==> flow/design.v <==
module mac #(
	parameter N = 16,  
	parameter Q = 12  
	)(
	input logic clk, sclr, ce,
	input logic [N-1:0] a_i, b_i, 
	input logic [N*2-1:0] c_i,
	output logic [N*2-1:0] r_o
	);
	always_ff @(posedge clk or posedge sclr) begin
		if (sclr) r_o <= 'd0;
		else if (ce) begin
				r_o <= (a_i * b_i + c_i);  
			end
	end
endmodule
module variable_shift_register #(parameter WIDTH = 8, parameter SIZE = 3)(
	input logic clk, rst, ce,
	input logic [WIDTH-1:0] data_i,
	output logic [WIDTH-1:0] data_o
	);
	logic [WIDTH-1:0] sh_r [SIZE-1:0];  
	generate 
	genvar i;
	for (i = 0; i < SIZE; i = i + 1) begin : for_loop
		always_ff @(posedge clk or posedge rst) begin
			if (rst) sh_r[i] <= 'd0; 
			else begin
				if (ce) begin
					if (i == 'd0) sh_r[i] <= data_i;
					else sh_r[i] <= sh_r[i - 1];
				end
			end
		end
	end : for_loop
	endgenerate
	assign data_o = sh_r[SIZE - 1];
endmodule
`timescale 1ns / 1ps
module convolver #(
	parameter n = 8'h0a,	 
	parameter k = 8'h03,  
	parameter s = 1,  
	parameter BL = 16,  
	parameter Q = 12  
	)(
	input logic clk,
	input logic rst,
	input logic ce,
	input logic [BL-1:0] activation,
	input logic [(k*k)*BL-1:0] weight1,
	output logic [31:0] conv_op,
	output logic valid_conv,
	output logic end_conv
	);
	logic [31:0] count1;  
	logic [31:0] count2;  
	logic [31:0] count3;  
	logic [31:0] row_count;  
	logic en1, en2, en3;  
	logic [BL-1:0] weight [0:k*k-1];
	generate
		genvar j;
		for (j = 0; j < k*k; j = j + 1) begin : for_loop
			assign weight[j][BL-1:0] = weight1[BL*j +: BL];
		end : for_loop
	endgenerate
	logic [BL*2-1:0] tmp [k*k+1:0];
	assign tmp[0] = 32'h00000000;
	generate
	genvar i;
	for (i = 0; i < k*k; i = i + 1) begin : for_loop1
		if ((i+1) % k == 0) begin 					 
			if (i == k*k - 1) begin 				 
				mac #(.N(BL), .Q(Q)) MAC0(
					.clk(clk),
					.sclr(rst),
					.ce(ce),
					.a_i(activation),
					.b_i(weight[i]),
					.c_i(tmp[i]),
					.r_o(conv_op)
				);
			end
			else begin
				logic [BL*2-1:0] tmp2;
				mac #(.N(BL), .Q(Q)) MAC1(
					.clk(clk),
					.sclr(rst),
					.ce(ce),
					.a_i(activation),
					.b_i(weight[i]),
					.c_i(tmp[i]),
					.r_o(tmp2)
				);
				variable_shift_register #(.WIDTH(BL*2), .SIZE(n-k)) SR(
					.clk(clk),
					.rst(rst),
					.ce(ce),
					.data_i(tmp2),
					.data_o(tmp[i+1])
					);
			end
		end
		else begin
			mac #(.N(BL), .Q(Q)) MAC2(
					.clk(clk),
					.sclr(rst),
					.ce(ce),
					.a_i(activation),
					.b_i(weight[i]),
					.c_i(tmp[i]),
					.r_o(tmp[i+1])
				);
		end
	end : for_loop1
	endgenerate
	always_ff @(posedge clk) begin
		if (rst) begin
			count1 <= 0;
			count2 <= 0;
			count3 <= 0;
			row_count <= 0;
			en1 <= 0;
			en2 <= 1;
			en3 <= 0;
		end
		else if (ce) begin
		if (ce) begin
			if (count1 == (k-1)*n + k - 1) begin  
				count1 <= count1 + 1'b1;
				en1 <= 1'b1;
			end
			else count1 <= count1 + 1'b1;
		end
		if (en1 && en2) begin
			if (count2 == n - k) begin
				count2 <= 0;
				en2 <= 0;
				row_count <= row_count + 1'b1;
			end
			else count2 <= count2 + 1'b1;
		end
		if(~en2) begin
			if(count3 == k-2) begin
				count3<=0;
				en2 <= 1'b1;
			end
		else
			count3 <= count3 + 1'b1;
		end
		if((((count2 + 1) % s == 0) && (row_count % s == 0))
			||(count3 == k-2)&&(row_count % s == 0)
			||(count1 == (k-1)*n+k-1))
		begin                                                                                                                        
			en3 <= 1;                                                                                                                             
		end
		else 
			en3 <= 0;
		end
	end
	assign end_conv = (count1>= n*n+2) ? 1'b1 : 1'b0;
	assign valid_conv = (en1&&en2&&en3);
endmodule
# Step by step through the tools: convolver
# Module convolver before and after one edit of its RTL, step after step.
# "orig" refers to lines of the RTL above, "edited" to lines of the edited file.
# "delta" is "edited" less "orig", of the values as shown; "rel_change_pct" is that difference over "orig", in percent.
# Cell names lack the library's common part.
# Not given: -
[inputs]
top = "convolver"
clock = "clk"
library = "sky130hd"
pvt_corner = "tt_025C_1v80"

# Diff
# The edit as a unified diff against the file above.
# This change comes from a script, not from a designer. The edited design behaves differently; no optimisation was intended.
# begin of diff
@@ -126,5 +126,5 @@
 			en3 <= 0;
 		end
-		else if (ce) begin
+		else begin
 		if (ce) begin
 			if (count1 == (k-1)*n + k - 1) begin  
# end of diff

# Word level
# Counts by Yosys on the flattened word-level netlist (proc, flatten, opt, wreduce). Print and check cells are left out. Cells with the same type and inputs are merged into one.
[bits]
columns = ["element", "orig", "edited", "delta", "rel_change_pct"]
rows = [
  ["register_bits", 835, 835, 0, 0.00],
  ["inputBits", 163, 163, 0, 0.00],
  ["out_inout_bits", 34, 34, 0, 0.00],
  ["elab_cells", 66, 64, -2, -3.03],
]
[classes]
columns = ["element", "orig", "edited", "delta", "rel_change_pct"]
rows = [
  ["n_addsub", 11, 11, 0, 0.00],
  ["n_mul", 9, 9, 0, 0.00],
  ["n_cmp", 1, 1, 0, 0.00],
  ["equal", 3, 3, 0, 0.00],
  ["n_mux", 7, 8, 1, 14.29],
  ["bitwise", 1, 0, -1, -100.00],
  ["reduce_and_logical", 5, 3, -2, -40.00],
]
[op_table]
columns = ["op", "orig", "edited", "delta", "rel_change_pct"]
rows = [
  ["AND reduction 2 bit", 3, 1, -2, -66.67],
  ["2-to-1 mux 1 bit", 5, 6, 1, 20.00],
  ["inverter 1 bit", 1, 0, -1, -100.00],
]
# Operator kinds equal on both sides are left out: 9.

# Depth
# Yosys ltp: most cells in a row. Word level: on the elaborated netlist, between registers, memories and ports. Mapped: between sequential cells and ports; inverters and the memories' decode and read muxes count.
[depth]
columns = ["element", "orig", "edited", "delta", "rel_change_pct"]
rows = [
  ["depth_word", 5, 5, 0, 0.00],
  ["ABC_AREA", "0", "0", "-", "-"],
  ["mapped_depth", 26, 27, 1, 3.85],
  ["ltp_nobuf", 23, 24, 1, 4.35],
]

# After synthesis
# Source: synth_stat.txt of the flow (Yosys; design flattened, memories mapped). It holds for the ABC_AREA given above (unset counts as 0); a run with the other value may have another netlist.
[mapped]
columns = ["element", "orig", "edited", "delta", "rel_change_pct"]
rows = [
  ["mapped_cells", 12211, 12091, -120, -0.98],
  ["synth_area_um2", 115220.5, 114641.2, -579.3, -0.50],
  ["seqArea_um2", 20399.6, 20399.6, 0.0, 0.00],
  ["flip_flops", 835, 835, 0, 0.00],
  ["buf_cells", 550, 540, -10, -1.82],
]
[by_type]
columns = ["type", "orig", "edited", "delta", "rel_change_pct"]
rows = [
  ["nor3_1", 47, 18, -29, -61.70],
  ["a21o_1", 110, 135, 25, 22.73],
  ["xnor2_1", 190, 211, 21, 11.05],
  ["nand2_1", 1487, 1467, -20, -1.34],
  ["a211oi_1", 38, 18, -20, -52.63],
  ["a21oi_1", 257, 238, -19, -7.39],
  ["nand2b_1", 36, 19, -17, -47.22],
  ["a31oi_1", 54, 40, -14, -25.93],
  ["o21bai_1", 38, 26, -12, -31.58],
  ["mux2_2", 543, 553, 10, 1.84],
  ["a211o_1", 17, 7, -10, -58.82],
  ["clkbuf_1", 534, 525, -9, -1.69],
  ["nor2_1", 221, 230, 9, 4.07],
  ["o21ai_0", 191, 182, -9, -4.71],
  ["o211ai_1", 19, 10, -9, -47.37],
  ["o21a_1", 25, 33, 8, 32.00],
  ["and2_1", 1110, 1103, -7, -0.63],
  ["nand4_1", 38, 45, 7, 18.42],
]
# Cell types equal on both sides are left out: 13.
# The list need not be complete.
# The figures by module come from a second, unflattened synthesis with its own total; it is not the netlist above.
[unflattened]
columns = ["element", "orig", "edited", "delta", "rel_change_pct"]
rows = [
  ["hier_cells", 12842, 12844, 2, 0.02],
  ["hier_area_um2", 120850.9, 120788.3, -62.6, -0.05],
]
# Each row is one instance without its submodules.
[modules_orig]
columns = ["module", "instances", "n_cells", "area_um2", "seq_area_um2"]
rows = [
  ["mac", 9, 1261, 10908.0, 800.8],
  ["variable_shift_register #(WIDTH=32, SIZE=7)", 2, 474, 8976.1, 5605.4],
  ["convolver", 1, 545, 4727.0, 1981.9],
]
[modules_edited]
columns = ["module", "instances", "n_cells", "area_um2", "seq_area_um2"]
rows = [
  ["mac", 9, 1261, 10908.0, 800.8],
  ["variable_shift_register #(WIDTH=32, SIZE=7)", 2, 474, 8976.1, 5605.4],
  ["convolver", 1, 547, 4664.5, 1981.9],
]

# Timing after synthesis
# Source: OpenSTA report_checks on the synthesized netlist (no wires, ideal clock, input and output delay 20% of the period each), path of least setup slack; recovery checks are left aside. Register names are those of the netlist, which keeps one name where synthesis merged equal registers.
[synth_timing]
columns = ["element", "orig", "edited", "delta", "rel_change_pct"]
rows = [
  ["path_type", "input -> register", "input -> register", "-", "-"],
  ["from", "input rst", "input rst", "-", "-"],
  ["to", "register en2", "register count3[16]", "-", "-"],
  ["tclk_ns", 8.0, 8.0, 0.0, 0.00],
  ["input_delay_ns", 1.600, 1.600, 0.000, 0.00],
  ["setup_ns", 0.843, 0.072, -0.771, "-"],
  ["t_first_pin_ns", 1.600, 1.600, 0.000, 0.00],
  ["arrival_time_ns", 17.692, 19.403, 1.711, 9.67],
  ["required_ns", 7.157, 7.928, 0.771, 10.77],
  ["setup_slack_ns", -10.536, -11.475, -0.939, "-"],
  ["path_delay_ns", 16.935, 17.875, 0.940, 5.55],
  ["path_stages", 2, 5, 3, 150.00],
  ["n_path_buf", 0, 2, 2, "-"],
  ["period_less_setup_slack_ns", 18.536, 19.475, 0.939, 5.07],
]
# "path_delay_ns" is the arrival time less input delay plus setup time.
# "path_stages": output pins that drive a net of the path, with the launching flip-flop's if there is one; two outputs of one cell count as two.
# "period_less_setup_slack_ns" is the clock period less the worst setup slack; recovery checks do not enter. This is arithmetic on one report: input and output delays are still those of the set period (20% each).
# At most two assigning lines are given for a register; there are more.
[synth_between_orig]
path_cell_list = "inv_1 o21ai_0"
elab_chain_len = 0
cone_cells = 0
lines_between = 0
[synth_rtl_orig]
columns = ["element", "line", "rtl"]
rows = [
  ["start: declaration", 48, "input logic rst,"],
  ["end: assignment", 125, "en2 <= 1;"],
  ["end: assignment", 139, "en2 <= 0;"],
  ["end: declaration", 60, "logic en1, en2, en3;"],
]
[synth_between_edited]
path_cell_list = "clkbuf_1 inv_1 o31ai_1 clkbuf_1 a21oi_1"
[synth_rtl_edited]
columns = ["element", "line", "rtl"]
rows = [
  ["start: declaration", 48, "input logic rst,"],
  ["end: assignment", 122, "count3 <= 0;"],
  ["end: assignment", 150, "count3 <= count3 + 1'b1;"],
  ["end: declaration", 58, "logic [31:0] count3;"],
]
# edited: No chain of elaborated cells between the ends is given.

# Timing after layout
# From the final timing report of each run of pair A: the path of least setup slack in the routed layout; clock arrival at registers is part of the times.
[layout_timing]
columns = ["element", "orig", "edited", "delta", "rel_change_pct"]
rows = [
  ["path_type", "input -> register", "input -> register", "-", "-"],
  ["from", "input activation[9]", "input weight1[40]", "-", "-"],
  ["to", "register for_loop1[3].genblk1.MAC2.r_o[27]", "register for_loop1[2].genblk1.genblk1.MAC1.r_o[28]", "-", "-"],
  ["tclk_ns", 7.65, 7.65, 0.00, 0.00],
  ["input_delay_ns", 1.53, 1.53, 0.00, 0.00],
  ["setup_ns", 0.14, 0.11, -0.03, "-"],
  ["t_first_pin_ns", 1.53, 1.53, 0.00, 0.00],
  ["arrival_time_ns", 7.92, 8.03, 0.11, 1.39],
  ["required_ns", 8.19, 8.34, 0.15, 1.83],
  ["setup_slack_ns", 0.27, 0.31, 0.04, "-"],
  ["path_stages", 24, 24, 0, 0.00],
  ["n_path_buf", 5, 3, -2, -40.00],
]
# Between the ends stands the longest chain of elaborated cells between them, by number of cells; it is not shown to be the way that was timed. Of several equally long chains one is given.
# A line is the first line of the expression or statement that the cell stems from. Yosys adds cells for indexed reads and writes and turns some case tables into memories.
[layout_between_orig]
path_cell_list = "buf_6 buf_12 buf_4 buf_4 and2_1 fa_1 fa_1 fa_1 fa_1 fa_1 inv_1 fa_1 inv_1 ha_1 a21o_1 a21o_1 a21oi_1 or4b_1 a211oi_1 buf_4 nor2_1 a31oi_1 xor2_1 mux2i_1"
elab_chain_len = 2
cone_cells = 2
lines_between = 1
cone_classes = "1 x add/sub; 1 x mul"
[layout_rtl_orig]
columns = ["element", "line", "rtl"]
rows = [
  ["start: declaration", 50, "input logic [BL-1:0] activation,"],
  ["multiplier 16 x 16 -> 32 bit", 13, "r_o <= (a_i * b_i + c_i);"],
  ["adder 32 bit", 13, ""],
  ["end: assignment", 11, "if (sclr) r_o <= 'd0;"],
  ["end: assignment", 13, ""],
  ["end: declaration", 8, "output logic [N*2-1:0] r_o"],
]
[layout_between_edited]
path_cell_list = "clkdlybuf4s50_1 buf_4 buf_4 nand2_1 fa_1 inv_1 fa_1 fa_1 fa_1 fa_1 inv_1 fa_1 inv_1 ha_1 a2111oi_0 o21a_1 o21ai_0 a21oi_1 o31a_4 a21oi_2 or4_1 a31oi_1 xnor2_1 mux2_4"
elab_chain_len = 2
cone_cells = 2
lines_between = 1
cone_classes = "1 x add/sub; 1 x mul"
[layout_rtl_edited]
columns = ["element", "line", "rtl"]
rows = [
  ["start: declaration", 51, "input logic [(k*k)*BL-1:0] weight1,"],
  ["multiplier 16 x 16 -> 32 bit", 13, "r_o <= (a_i * b_i + c_i);"],
  ["adder 32 bit", 13, ""],
  ["end: assignment", 11, "if (sclr) r_o <= 'd0;"],
  ["end: assignment", 13, ""],
  ["end: declaration", 8, "output logic [N*2-1:0] r_o"],
]

# Layout results
# Both versions went through the flow (Yosys, OpenROAD) with the same settings in each pair. Constraints: input delay and output delay 20% of the set period each, output load 0.01 pF.
[settings_pair_A]
CORE_UTILIZATION = 40
period_ns = 7.65
CAP_MARGIN = 20
CORE_MARGIN = 2
SLEW_MARGIN = 20
[measured_pair_A]
columns = ["element", "orig", "edited", "delta", "rel_change_pct"]
rows = [
  ["yosys.chip_area_um2", 115220.5, 114641.2, -579.3, -0.50],
  ["die_area_um2", 292362.0, 290904.0, -1458.0, -0.50],
  ["final_cell_area_um2", 132915.0, 131696.0, -1219.0, -0.92],
  ["post_route_util_frac", 0.462, 0.462, 0.000, "-"],
  ["worst_setup_slack_ns", 0.271, 0.312, 0.041, "-"],
  ["fin_tns_ns", 0.000, 0.000, 0.000, "-"],
  ["ws_hold_ns", 0.441, 0.443, 0.002, "-"],
  ["period_reached_ns", 7.379, 7.338, -0.041, -0.56],
]
[settings_pair_B]
CORE_UTILIZATION = 47
period_ns = 7.51
CAP_MARGIN = 20
CORE_MARGIN = 2
SLEW_MARGIN = 20
[measured_pair_B]
columns = ["element", "orig", "edited", "delta", "rel_change_pct"]
rows = [
  ["yosys.chip_area_um2", 115220.5, 114641.2, -579.3, -0.50],
  ["die_area_um2", 249126.0, 247884.0, -1242.0, -0.50],
  ["final_cell_area_um2", 132980.0, 130969.0, -2011.0, -1.51],
  ["post_route_util_frac", 0.546, 0.539, -0.007, "-"],
  ["worst_setup_slack_ns", 0.166, 0.135, -0.031, "-"],
  ["fin_tns_ns", 0.000, 0.000, 0.000, "-"],
  ["ws_hold_ns", 0.461, 0.451, -0.010, "-"],
  ["period_reached_ns", 7.344, 7.375, 0.031, 0.42],
]
# By "period_reached_ns" is meant the clock period of the run minus its worst setup slack. This is arithmetic on one report: input and output delays are still those of the set period (20% each).
